==> flow/design.v <==
module SatTruncFP
  #(
    parameter	NB_XI  	= 20,
    parameter	NBF_XI	= 12,
    parameter	NB_XO	= 8,
    parameter	NBF_XO	= 6
    )
   (
    input [(NB_XI)-1:0]  i_data,
    output [(NB_XO)-1:0] o_data
    );
   localparam	NBI_XI	=	NB_XI	-	NBF_XI;
   localparam	NBI_XO	=	NB_XO	-	NBF_XO;
   wire [NB_XO-1:0] 	 aux_Sat;
   wire [NBF_XO-1:0] 	 aux_trunc;
   wire 		 condicion;
   wire [NB_XO-1:0] 	 resultado1;
   wire [NB_XO-1:0] 	 resultado2;
	generate
	   if (NBF_XI >= NBF_XO)
	     begin
		assign	aux_trunc = i_data[(NBF_XI-1):(NBF_XI - NBF_XO)];
	     end
	   else
	     begin
		assign	aux_trunc = {i_data[NBF_XI-1:0],{(NBF_XO - NBF_XI){1'b0}}};
	     end
	   if (NBI_XI > NBI_XO)
	     begin
		assign	condicion		=	(i_data[(NB_XI-2)-:(NBI_XI-NBI_XO)] == {(NBI_XI-NBI_XO){i_data[NB_XI-1]}});
		assign	resultado1		=	{i_data[(NB_XI-1)],{(NB_XO-1){~i_data[(NB_XI-1)]}}};
		assign	resultado2		=	{i_data[(NB_XI-1)],i_data[NBF_XI +:NBI_XO-1],aux_trunc};
		assign	aux_Sat			=	condicion	?	resultado2	:	resultado1;
	     end
	   else
	     begin
		if (NBI_XO == NBI_XI)
                  assign  aux_Sat = {i_data[(NB_XI-1)-:NBI_XI],aux_trunc};
		else
		  assign  aux_Sat	= {{(NBI_XO - NBI_XI){i_data[NB_XI-1]}},i_data[(NB_XI-1)-:NBI_XI],aux_trunc};
	     end
	endgenerate
   assign	o_data=aux_Sat;
endmodule
module filtro_fir
  #(
    parameter WW_INPUT  = 8,
    parameter WW_OUTPUT = 8
    ) 
   (
    input 			  clk,
    input 			  i_en,
    input 			  i_srst,
    input signed [ WW_INPUT-1:0]  i_data,
    output signed [WW_OUTPUT-1:0] o_data
    );
  localparam WW_COEFF = 8;
   reg  signed [WW_INPUT           -1:0] register [14:1];
   wire signed [         WW_COEFF  -1:0] coeff    [14:0];
   wire signed [WW_INPUT+WW_COEFF  -1:0] prod     [14:0];
   wire signed [WW_INPUT+WW_COEFF+1-1:0] sum      [8:1]; 
   wire signed [WW_INPUT+WW_COEFF+2-1:0] sum1     [4:1]; 
   wire signed [WW_INPUT+WW_COEFF+3-1:0] sum2     [2:1]; 
   wire signed [WW_INPUT+WW_COEFF+4-1:0] sum3; 
   reg signed [WW_INPUT+WW_COEFF   -1:0] prod_d   [14:0];
   reg signed [WW_INPUT+WW_COEFF+4 -1:0] sum3_d;
   reg signed [WW_INPUT+WW_COEFF+1 -1:0] sum_d    [8:1];
    assign coeff[ 0] = 8'hFF;
    assign coeff[ 1] = 8'hFF;
    assign coeff[ 2] = 8'hFF;
    assign coeff[ 3] = 8'h00;
    assign coeff[ 4] = 8'h03;
    assign coeff[ 5] = 8'h08;
    assign coeff[ 6] = 8'h0D;
    assign coeff[ 7] = 8'h10;
    assign coeff[ 8] = 8'h0D;
    assign coeff[ 9] = 8'h08;
    assign coeff[10] = 8'h03;
    assign coeff[11] = 8'h00;
    assign coeff[12] = 8'hFF;
    assign coeff[13] = 8'hFF;
    assign coeff[14] = 8'hFF;
  always @(posedge clk) begin
    if (i_srst == 1'b1) begin
      register[ 1] <= {WW_INPUT{1'b0}};
      register[ 2] <= {WW_INPUT{1'b0}};
      register[ 3] <= {WW_INPUT{1'b0}};
      register[ 4] <= {WW_INPUT{1'b0}};
      register[ 5] <= {WW_INPUT{1'b0}};
      register[ 6] <= {WW_INPUT{1'b0}};
      register[ 7] <= {WW_INPUT{1'b0}};
      register[ 8] <= {WW_INPUT{1'b0}};
      register[ 9] <= {WW_INPUT{1'b0}};
      register[10] <= {WW_INPUT{1'b0}};
      register[11] <= {WW_INPUT{1'b0}};
      register[12] <= {WW_INPUT{1'b0}};
      register[13] <= {WW_INPUT{1'b0}};
      register[14] <= {WW_INPUT{1'b0}};
    end else begin
      if (i_en == 1'b1) begin
        register[ 1] <= i_data;
        register[ 2] <= register[ 1];
        register[ 3] <= register[ 2];
        register[ 4] <= register[ 3];
        register[ 5] <= register[ 4];
        register[ 6] <= register[ 5];
        register[ 7] <= register[ 6];
        register[ 8] <= register[ 7];
        register[ 9] <= register[ 8];
        register[10] <= register[ 9];
        register[11] <= register[10];
        register[12] <= register[11];
        register[13] <= register[12];
	    register[14] <= register[13];
      end
    end
  end
  assign prod[ 0] = coeff[ 0] * i_data;
  assign prod[ 1] = coeff[ 1] * register[ 1];
  assign prod[ 2] = coeff[ 2] * register[ 2];
  assign prod[ 3] = coeff[ 3] * register[ 3];
  assign prod[ 4] = coeff[ 4] * register[ 4];
  assign prod[ 5] = coeff[ 5] * register[ 5];
  assign prod[ 6] = coeff[ 6] * register[ 6];
  assign prod[ 7] = coeff[ 7] * register[ 7];
  assign prod[ 8] = coeff[ 8] * register[ 8];
  assign prod[ 9] = coeff[ 9] * register[ 9];
  assign prod[10] = coeff[10] * register[10];
  assign prod[11] = coeff[11] * register[11];
  assign prod[12] = coeff[12] * register[12];
  assign prod[13] = coeff[13] * register[13];
  assign prod[14] = coeff[14] * register[14];
  always@(posedge clk) begin
    prod_d[ 0] <= prod[ 0];
    prod_d[ 1] <= prod[ 1];
    prod_d[ 2] <= prod[ 2];
    prod_d[ 3] <= prod[ 3];
    prod_d[ 4] <= prod[ 4];
    prod_d[ 5] <= prod[ 5];
    prod_d[ 6] <= prod[ 6];
    prod_d[ 7] <= prod[ 7];
    prod_d[ 8] <= prod[ 8];
    prod_d[ 9] <= prod[ 9];
    prod_d[10] <= prod[10];
    prod_d[11] <= prod[11];
    prod_d[12] <= prod[12];
    prod_d[13] <= prod[13];
    prod_d[14] <= prod[14];
  end
  assign sum[ 1] = prod_d[ 0] + prod_d[ 1]; 
  assign sum[ 2] = prod_d[ 2] + prod_d[ 3];
  assign sum[ 3] = prod_d[ 4] + prod_d[ 5];
  assign sum[ 4] = prod_d[ 6] + prod_d[ 7];
  assign sum[ 5] = prod_d[08] + prod_d[ 9];
  assign sum[ 6] = prod_d[10] + prod_d[11];
  assign sum[ 7] = prod_d[12] + prod_d[13];
  assign sum[ 8] = {prod_d[14][WW_INPUT+WW_COEFF-1],prod_d[14]};
  always@(posedge clk) begin
    sum_d[1] <= sum[1];
    sum_d[2] <= sum[2];
    sum_d[3] <= sum[3];
    sum_d[4] <= sum[4];
    sum_d[5] <= sum[5];
    sum_d[6] <= sum[6];
    sum_d[7] <= sum[7];
    sum_d[8] <= sum[8];
  end
  assign sum1[ 1] = sum_d[ 1] + sum_d[ 2]; 
  assign sum1[ 2] = sum_d[ 3] + sum_d[ 4];
  assign sum1[ 3] = sum_d[ 5] + sum_d[ 6];
  assign sum1[ 4] = sum_d[ 7] + sum_d[ 8];
  assign sum2[ 1] = sum1[ 1] + sum1[ 2]; 
  assign sum2[ 2] = sum1[ 3] + sum1[ 4];
  assign sum3 = sum2[ 1] + sum2[ 2]; 
  always@(posedge clk)
    sum3_d <= sum3;
  SatTruncFP
	inst_SatTruncFP_dataB
	(
	  .i_data(	sum3_d	),
	  .o_data(	o_data	)
	);
endmodule
# Step by step through the tools: filtro_fir
# The steps from the RTL of filtro_fir to its reports follow in flow order.
# Lines are those of the file above, counted from 1.
# Library cell names are shortened.
# A cell with - has no value.
dict set report inputs {
  top {filtro_fir}
  clk_port {clk}
  lib {sky130hd}
  corner {tt_025C_1v80}
}

# Word-level counts
# Source: Yosys, flattened and elaborated. Widths are those after wreduce; folded enables and synchronous resets count as part of the registers. Registers that Yosys merges into a memory's read port (data or address) are not register bits. Print and check cells do not count. Equal cells are merged and count once.
dict set report op_classes {
  add_sub_neg 18
  multipliers 4
  eq_ne 1
  muxes 1
  logic 1
}
# cell n
set ops {}
lappend ops {{5-bit by 8-bit multiplier with 13-bit output (first input constant)} 2}
lappend ops {{8-bit negator with 16-bit output} 6}
lappend ops {{3-bit by 8-bit multiplier with 11-bit output (first input constant)} 2}
lappend ops {{18-bit by 18-bit adder with 19-bit output} 2}
lappend ops {{17-bit by 16-bit adder with 18-bit output} 2}
lappend ops {{16-bit by 16-bit adder with 17-bit output} 2}
lappend ops {{19-bit by 19-bit adder with 20-bit output} 1}
lappend ops {{17-bit by 11-bit adder with 18-bit output} 1}
lappend ops {{17-bit by 17-bit adder with 18-bit output} 1}
lappend ops {{13-bit by 11-bit adder with 14-bit output} 1}
lappend ops {{13-bit by 12-bit adder with 14-bit output} 1}
lappend ops {{11-bit by 11-bit adder with 12-bit output} 1}
lappend ops {{7-bit 2-to-1 mux} 1}
lappend ops {{6-bit equality test} 1}
lappend ops {{1-bit NOT} 1}
dict set report bits {
  register_bits 428
  in_bits 11
  output_inout_bits 8
  word_cells 61
}

# Longest topological paths
# Depth = most cells in a row (Yosys ltp): at word level without a register or memory, in the mapped netlist without a sequential cell, where the memories' decode and read muxes count.
dict set report depth {
  word_depth 3
  ABC_AREA 1
  depth_mapped 20
  ltp_nobuf 20
}

# Synthesis result
# Source: synth_stat.txt of the flow (Yosys; design flattened, memories mapped). It holds for the ABC_AREA given above (unset counts as 0); a run with the other value may have another netlist.
# type n area_total_um2
set types {}
lappend types {dfxtp_1 411 8.23E+03}
lappend types {fa_1 121 2.42E+03}
lappend types {ha_1 163 2.04E+03}
lappend types {inv_1 405 1.52E+03}
lappend types {nand2_1 346 1.3E+03}
lappend types {a21oi_1 166 830.797}
lappend types {xor2_1 82 718.189}
lappend types {a211oi_1 53 397.882}
lappend types {nor2_1 95 356.592}
lappend types {nand3_1 61 305.293}
lappend types {xnor2_1 28 245.235}
lappend types {a31oi_1 23 143.888}
lappend types {a21o_1 12 90.086}
lappend types {nand4_1 14 87.584}
lappend types {clkbuf_1 22 82.579}
lappend types {o21ai_0 16 80.077}
lappend types {buf_2 15 75.072}
lappend types {nor3_1 15 75.072}
# Other cell types: 22; their cells: 69.
dict set report synth_totals {
  stdcells 2117
  area_um2 19515.0
  seq_area_um2 8227.9
  ff_cells 411
  buffers 44
}

# Worst setup path after synthesis
# Source: OpenSTA report_checks on the synthesized netlist (no wires, ideal clock, input and output delay 20% of the period each), path of least setup slack; recovery checks are left aside. Register names are those of the netlist, which keeps one name where synthesis merged equal registers.
dict set report synth_timing {
  path_kind {reg-to-reg}
  from {reg sum_d[6][10]}
  to {reg sum3_d[18]}
  clock_period_ps 5500
  setup_time_ps 112
  launch_ps 0
  t_arrival_ps 3662
  t_required_ps 5388
  path_slack_ps 1725
  delay_ps 3774
  driving_pins 17
  n_path_buf 0
  period_less_setup_slack_ps 3775
}
# "delay_ps" is the arrival time less input delay plus setup time.
# "driving_pins": output pins that drive a net of the path, with the launching flip-flop's if there is one; two outputs of one cell count as two.
# "period_less_setup_slack_ps" is the clock period less the worst setup slack; recovery checks do not enter. This is arithmetic on one report: input and output delays are still those of the set period (20% each).
# The rows between start and end are the longest chain of elaborated cells between them; the timing report does not say that the signal goes this way. Where chains are equally long, one stands for them.
# A line is the first line of the expression or statement that the cell stems from. Yosys adds cells for indexed reads and writes and turns some case tables into memories.
dict set report synth_via {
  path_cell_list {dfxtp_1 -> inv_1 -> fa_1 -> inv_1 -> fa_1 -> fa_1 -> inv_1 -> fa_1 -> inv_1 -> ha_1 -> a21o_1 -> a21oi_1 -> nor2_1 -> nor2_1 -> nand2_1 -> nand2_1 -> nand2_1}
  elab_chain_cells 3
  cells_between 3
  lines_between 3
  cone_classes {3 x add/sub}
}
# element line
set synth_rtl {}
lappend synth_rtl {{start: declaration} 67} ;# reg signed [WW_INPUT+WW_COEFF+1 -1:0] sum_d    [8:1];
lappend synth_rtl {{start: assignment} 164} ;# sum_d[6] <= sum[6];
lappend synth_rtl {{17-bit by 11-bit adder with 18-bit output} 170} ;# assign sum1[ 3] = sum_d[ 5] + sum_d[ 6];
lappend synth_rtl {{18-bit by 18-bit adder with 19-bit output} 173} ;# assign sum2[ 2] = sum1[ 3] + sum1[ 4];
lappend synth_rtl {{19-bit by 19-bit adder with 20-bit output} 174} ;# assign sum3 = sum2[ 1] + sum2[ 2];
lappend synth_rtl {{end: assignment} 176} ;# sum3_d <= sum3;
lappend synth_rtl {{end: declaration} 66} ;# reg signed [WW_INPUT+WW_COEFF+4 -1:0] sum3_d;

# Path in the finished layout
# From the final timing report of entry A: the path of least setup slack in the routed layout; clock arrival at registers is part of the times.
# The report prints the path's times to 10 ps; the period is as set.
dict set report layout_timing {
  path_kind {reg-to-reg}
  from {reg sum_d[3][9]}
  to {reg sum3_d[16]}
  clock_period_ps 4360
  setup_time_ps 100
  launch_ps 540
  t_arrival_ps 4150
  t_required_ps 4790
  path_slack_ps 630
  driving_pins 17
  n_path_buf 0
}
# The rows between start and end are the longest chain of elaborated cells between them; the timing report does not say that the signal goes this way. Where chains are equally long, one stands for them.
dict set report layout_via {
  path_cell_list {dfxtp_2 -> inv_1 -> fa_1 -> inv_2 -> fa_2 -> fa_1 -> inv_1 -> fa_1 -> inv_2 -> ha_4 -> nand2_4 -> inv_1 -> a21oi_2 -> o21a_1 -> nand2_1 -> nand2_1 -> nand2_1}
  elab_chain_cells 3
  cells_between 3
  lines_between 3
  cone_classes {3 x add/sub}
}
# element line
set layout_rtl {}
lappend layout_rtl {{start: declaration} 67} ;# reg signed [WW_INPUT+WW_COEFF+1 -1:0] sum_d    [8:1];
lappend layout_rtl {{start: assignment} 161} ;# sum_d[3] <= sum[3];
lappend layout_rtl {{17-bit by 17-bit adder with 18-bit output} 169} ;# assign sum1[ 2] = sum_d[ 3] + sum_d[ 4];
lappend layout_rtl {{18-bit by 18-bit adder with 19-bit output} 172} ;# assign sum2[ 1] = sum1[ 1] + sum1[ 2];
lappend layout_rtl {{19-bit by 19-bit adder with 20-bit output} 174} ;# assign sum3 = sum2[ 1] + sum2[ 2];
lappend layout_rtl {{end: assignment} 176} ;# sum3_d <= sum3;
lappend layout_rtl {{end: declaration} 66} ;# reg signed [WW_INPUT+WW_COEFF+4 -1:0] sum3_d;

Add stored flow runs of filtro_fir

Stored flow runs of filtro_fir (3 of them; Yosys, OpenROAD, sky130hd). They differ in their settings and are not a sequence. Constraints: input delay and output delay 20% of the set period each, output load 0.01 pF.
"critical_path_time_ps": the worst setup path's part of the clock period (all of it between registers, 20% less for each end at a port) less its slack. A launch clock that arrives late makes it longer, a capture clock that arrives late makes it shorter.
"critical_path_time_ps" is known to 10 ps.

[flow] entry A: files
==> flow/run.sh <==
#!/bin/bash
# the make line also repeats the synthesis and layout settings of config.mk as NAME=value (left out here)
make -C /OpenROAD-flow-scripts/flow DESIGN_CONFIG=/design/flow/config.mk WORK_HOME=/design/flow/orfs CLKGATE_MAP_FILE= finish
==> flow/config.mk <==
export PLATFORM = sky130hd
export DESIGN_NAME = filtro_fir
export DESIGN_NICKNAME = filtro_fir
export VERILOG_FILES = /design/flow/design.v
export SDC_FILE = /design/flow/constraint.sdc
export NUM_CORES = 4
export LEC_CHECK = 0
export ABC_AREA = 1
export CAP_MARGIN = 20
export CELL_PAD_IN_SITES_GLOBAL_PLACEMENT = 1
export CORE_MARGIN = 2
export CORE_UTILIZATION = 68
export GPL_ROUTABILITY_DRIVEN = 0
export MIN_ROUTING_LAYER = met1
export SETUP_SLACK_MARGIN = 0.69
export SLEW_MARGIN = 0
==> flow/constraint.sdc <==
create_clock -name core_clock -period 4.36 [get_ports {clk}]
set_input_delay 0.8720 -clock core_clock [delete_from_list [all_inputs] [get_ports {clk}]]
set_output_delay 0.8720 -clock core_clock [all_outputs]
set_load 0.01 [all_outputs]

[flow] entry A: metrics
[metrics] worst_setup_slack_ps = 634
[metrics] ws_hold_ps = 323
[metrics] critical_path_time_ps = 3730
[metrics] critical_path_kind = reg-to-reg
[metrics] final_cell_area_um2 = 22126.2
[metrics] post_synth_area_um2 = 19515.0
[metrics] design_die_area_um2 = 30069.3
[metrics] tns_ps = 0

[flow] entry B: files
==> flow/run.sh <==
#!/bin/bash
# the make line also repeats the synthesis and layout settings of config.mk as NAME=value (left out here)
make -C /OpenROAD-flow-scripts/flow DESIGN_CONFIG=/design/flow/config.mk WORK_HOME=/design/flow/orfs CLKGATE_MAP_FILE= finish
==> flow/config.mk <==
export PLATFORM = sky130hd
export DESIGN_NAME = filtro_fir
export DESIGN_NICKNAME = filtro_fir
export VERILOG_FILES = /design/flow/design.v
export SDC_FILE = /design/flow/constraint.sdc
export NUM_CORES = 4
export LEC_CHECK = 0
export ABC_AREA = 1
export CAP_MARGIN = 15
export CELL_PAD_IN_SITES_DETAIL_PLACEMENT = 1
export CELL_PAD_IN_SITES_GLOBAL_PLACEMENT = 1
export CORE_ASPECT_RATIO = 1.32
export CORE_MARGIN = 2
export CORE_UTILIZATION = 45
export CTS_CLUSTER_SIZE = 65
export MAX_ROUTING_LAYER = met5
export PLACE_DENSITY_LB_ADDON = 0.22
export SETUP_SLACK_MARGIN = -0.51
export SLEW_MARGIN = 10
export TNS_END_PERCENT = 35
==> flow/constraint.sdc <==
create_clock -name core_clock -period 5.47 [get_ports {clk}]
set_input_delay 1.0940 -clock core_clock [delete_from_list [all_inputs] [get_ports {clk}]]
set_output_delay 1.0940 -clock core_clock [all_outputs]
set_load 0.01 [all_outputs]

[flow] entry B: metrics
[metrics] worst_setup_slack_ps = 1333
[metrics] ws_hold_ps = 324
[metrics] critical_path_time_ps = 4140
[metrics] critical_path_kind = reg-to-reg
[metrics] final_cell_area_um2 = 21640.8
[metrics] post_synth_area_um2 = 19515.0
[metrics] design_die_area_um2 = 45064.2
[metrics] tns_ps = 0

[flow] entry C: files
==> flow/run.sh <==
#!/bin/bash
# the make line also repeats the synthesis and layout settings of config.mk as NAME=value (left out here)
make -C /OpenROAD-flow-scripts/flow DESIGN_CONFIG=/design/flow/config.mk WORK_HOME=/design/flow/orfs CLKGATE_MAP_FILE= finish
==> flow/config.mk <==
export PLATFORM = sky130hd
export DESIGN_NAME = filtro_fir
export DESIGN_NICKNAME = filtro_fir
export VERILOG_FILES = /design/flow/design.v
export SDC_FILE = /design/flow/constraint.sdc
export NUM_CORES = 4
export LEC_CHECK = 0
export CAP_MARGIN = 15
export CORE_ASPECT_RATIO = 1.32
export CORE_MARGIN = 2
export CORE_UTILIZATION = 40
export MAX_ROUTING_LAYER = met4
export SETUP_SLACK_MARGIN = -0.51
export SLEW_MARGIN = 20
export TNS_END_PERCENT = 35
==> flow/constraint.sdc <==
create_clock -name core_clock -period 5.5 [get_ports {clk}]
set_input_delay 1.1000 -clock core_clock [delete_from_list [all_inputs] [get_ports {clk}]]
set_output_delay 1.1000 -clock core_clock [all_outputs]
set_load 0.01 [all_outputs]

[flow] entry C: metrics
[metrics] worst_setup_slack_ps = 681
[metrics] ws_hold_ps = 321
[metrics] critical_path_time_ps = 4820
[metrics] critical_path_kind = reg-to-reg
[metrics] final_cell_area_um2 = 21150.3
[metrics] post_synth_area_um2 = 18939.4
[metrics] design_die_area_um2 = 49122.3
[metrics] tns_ps = 0
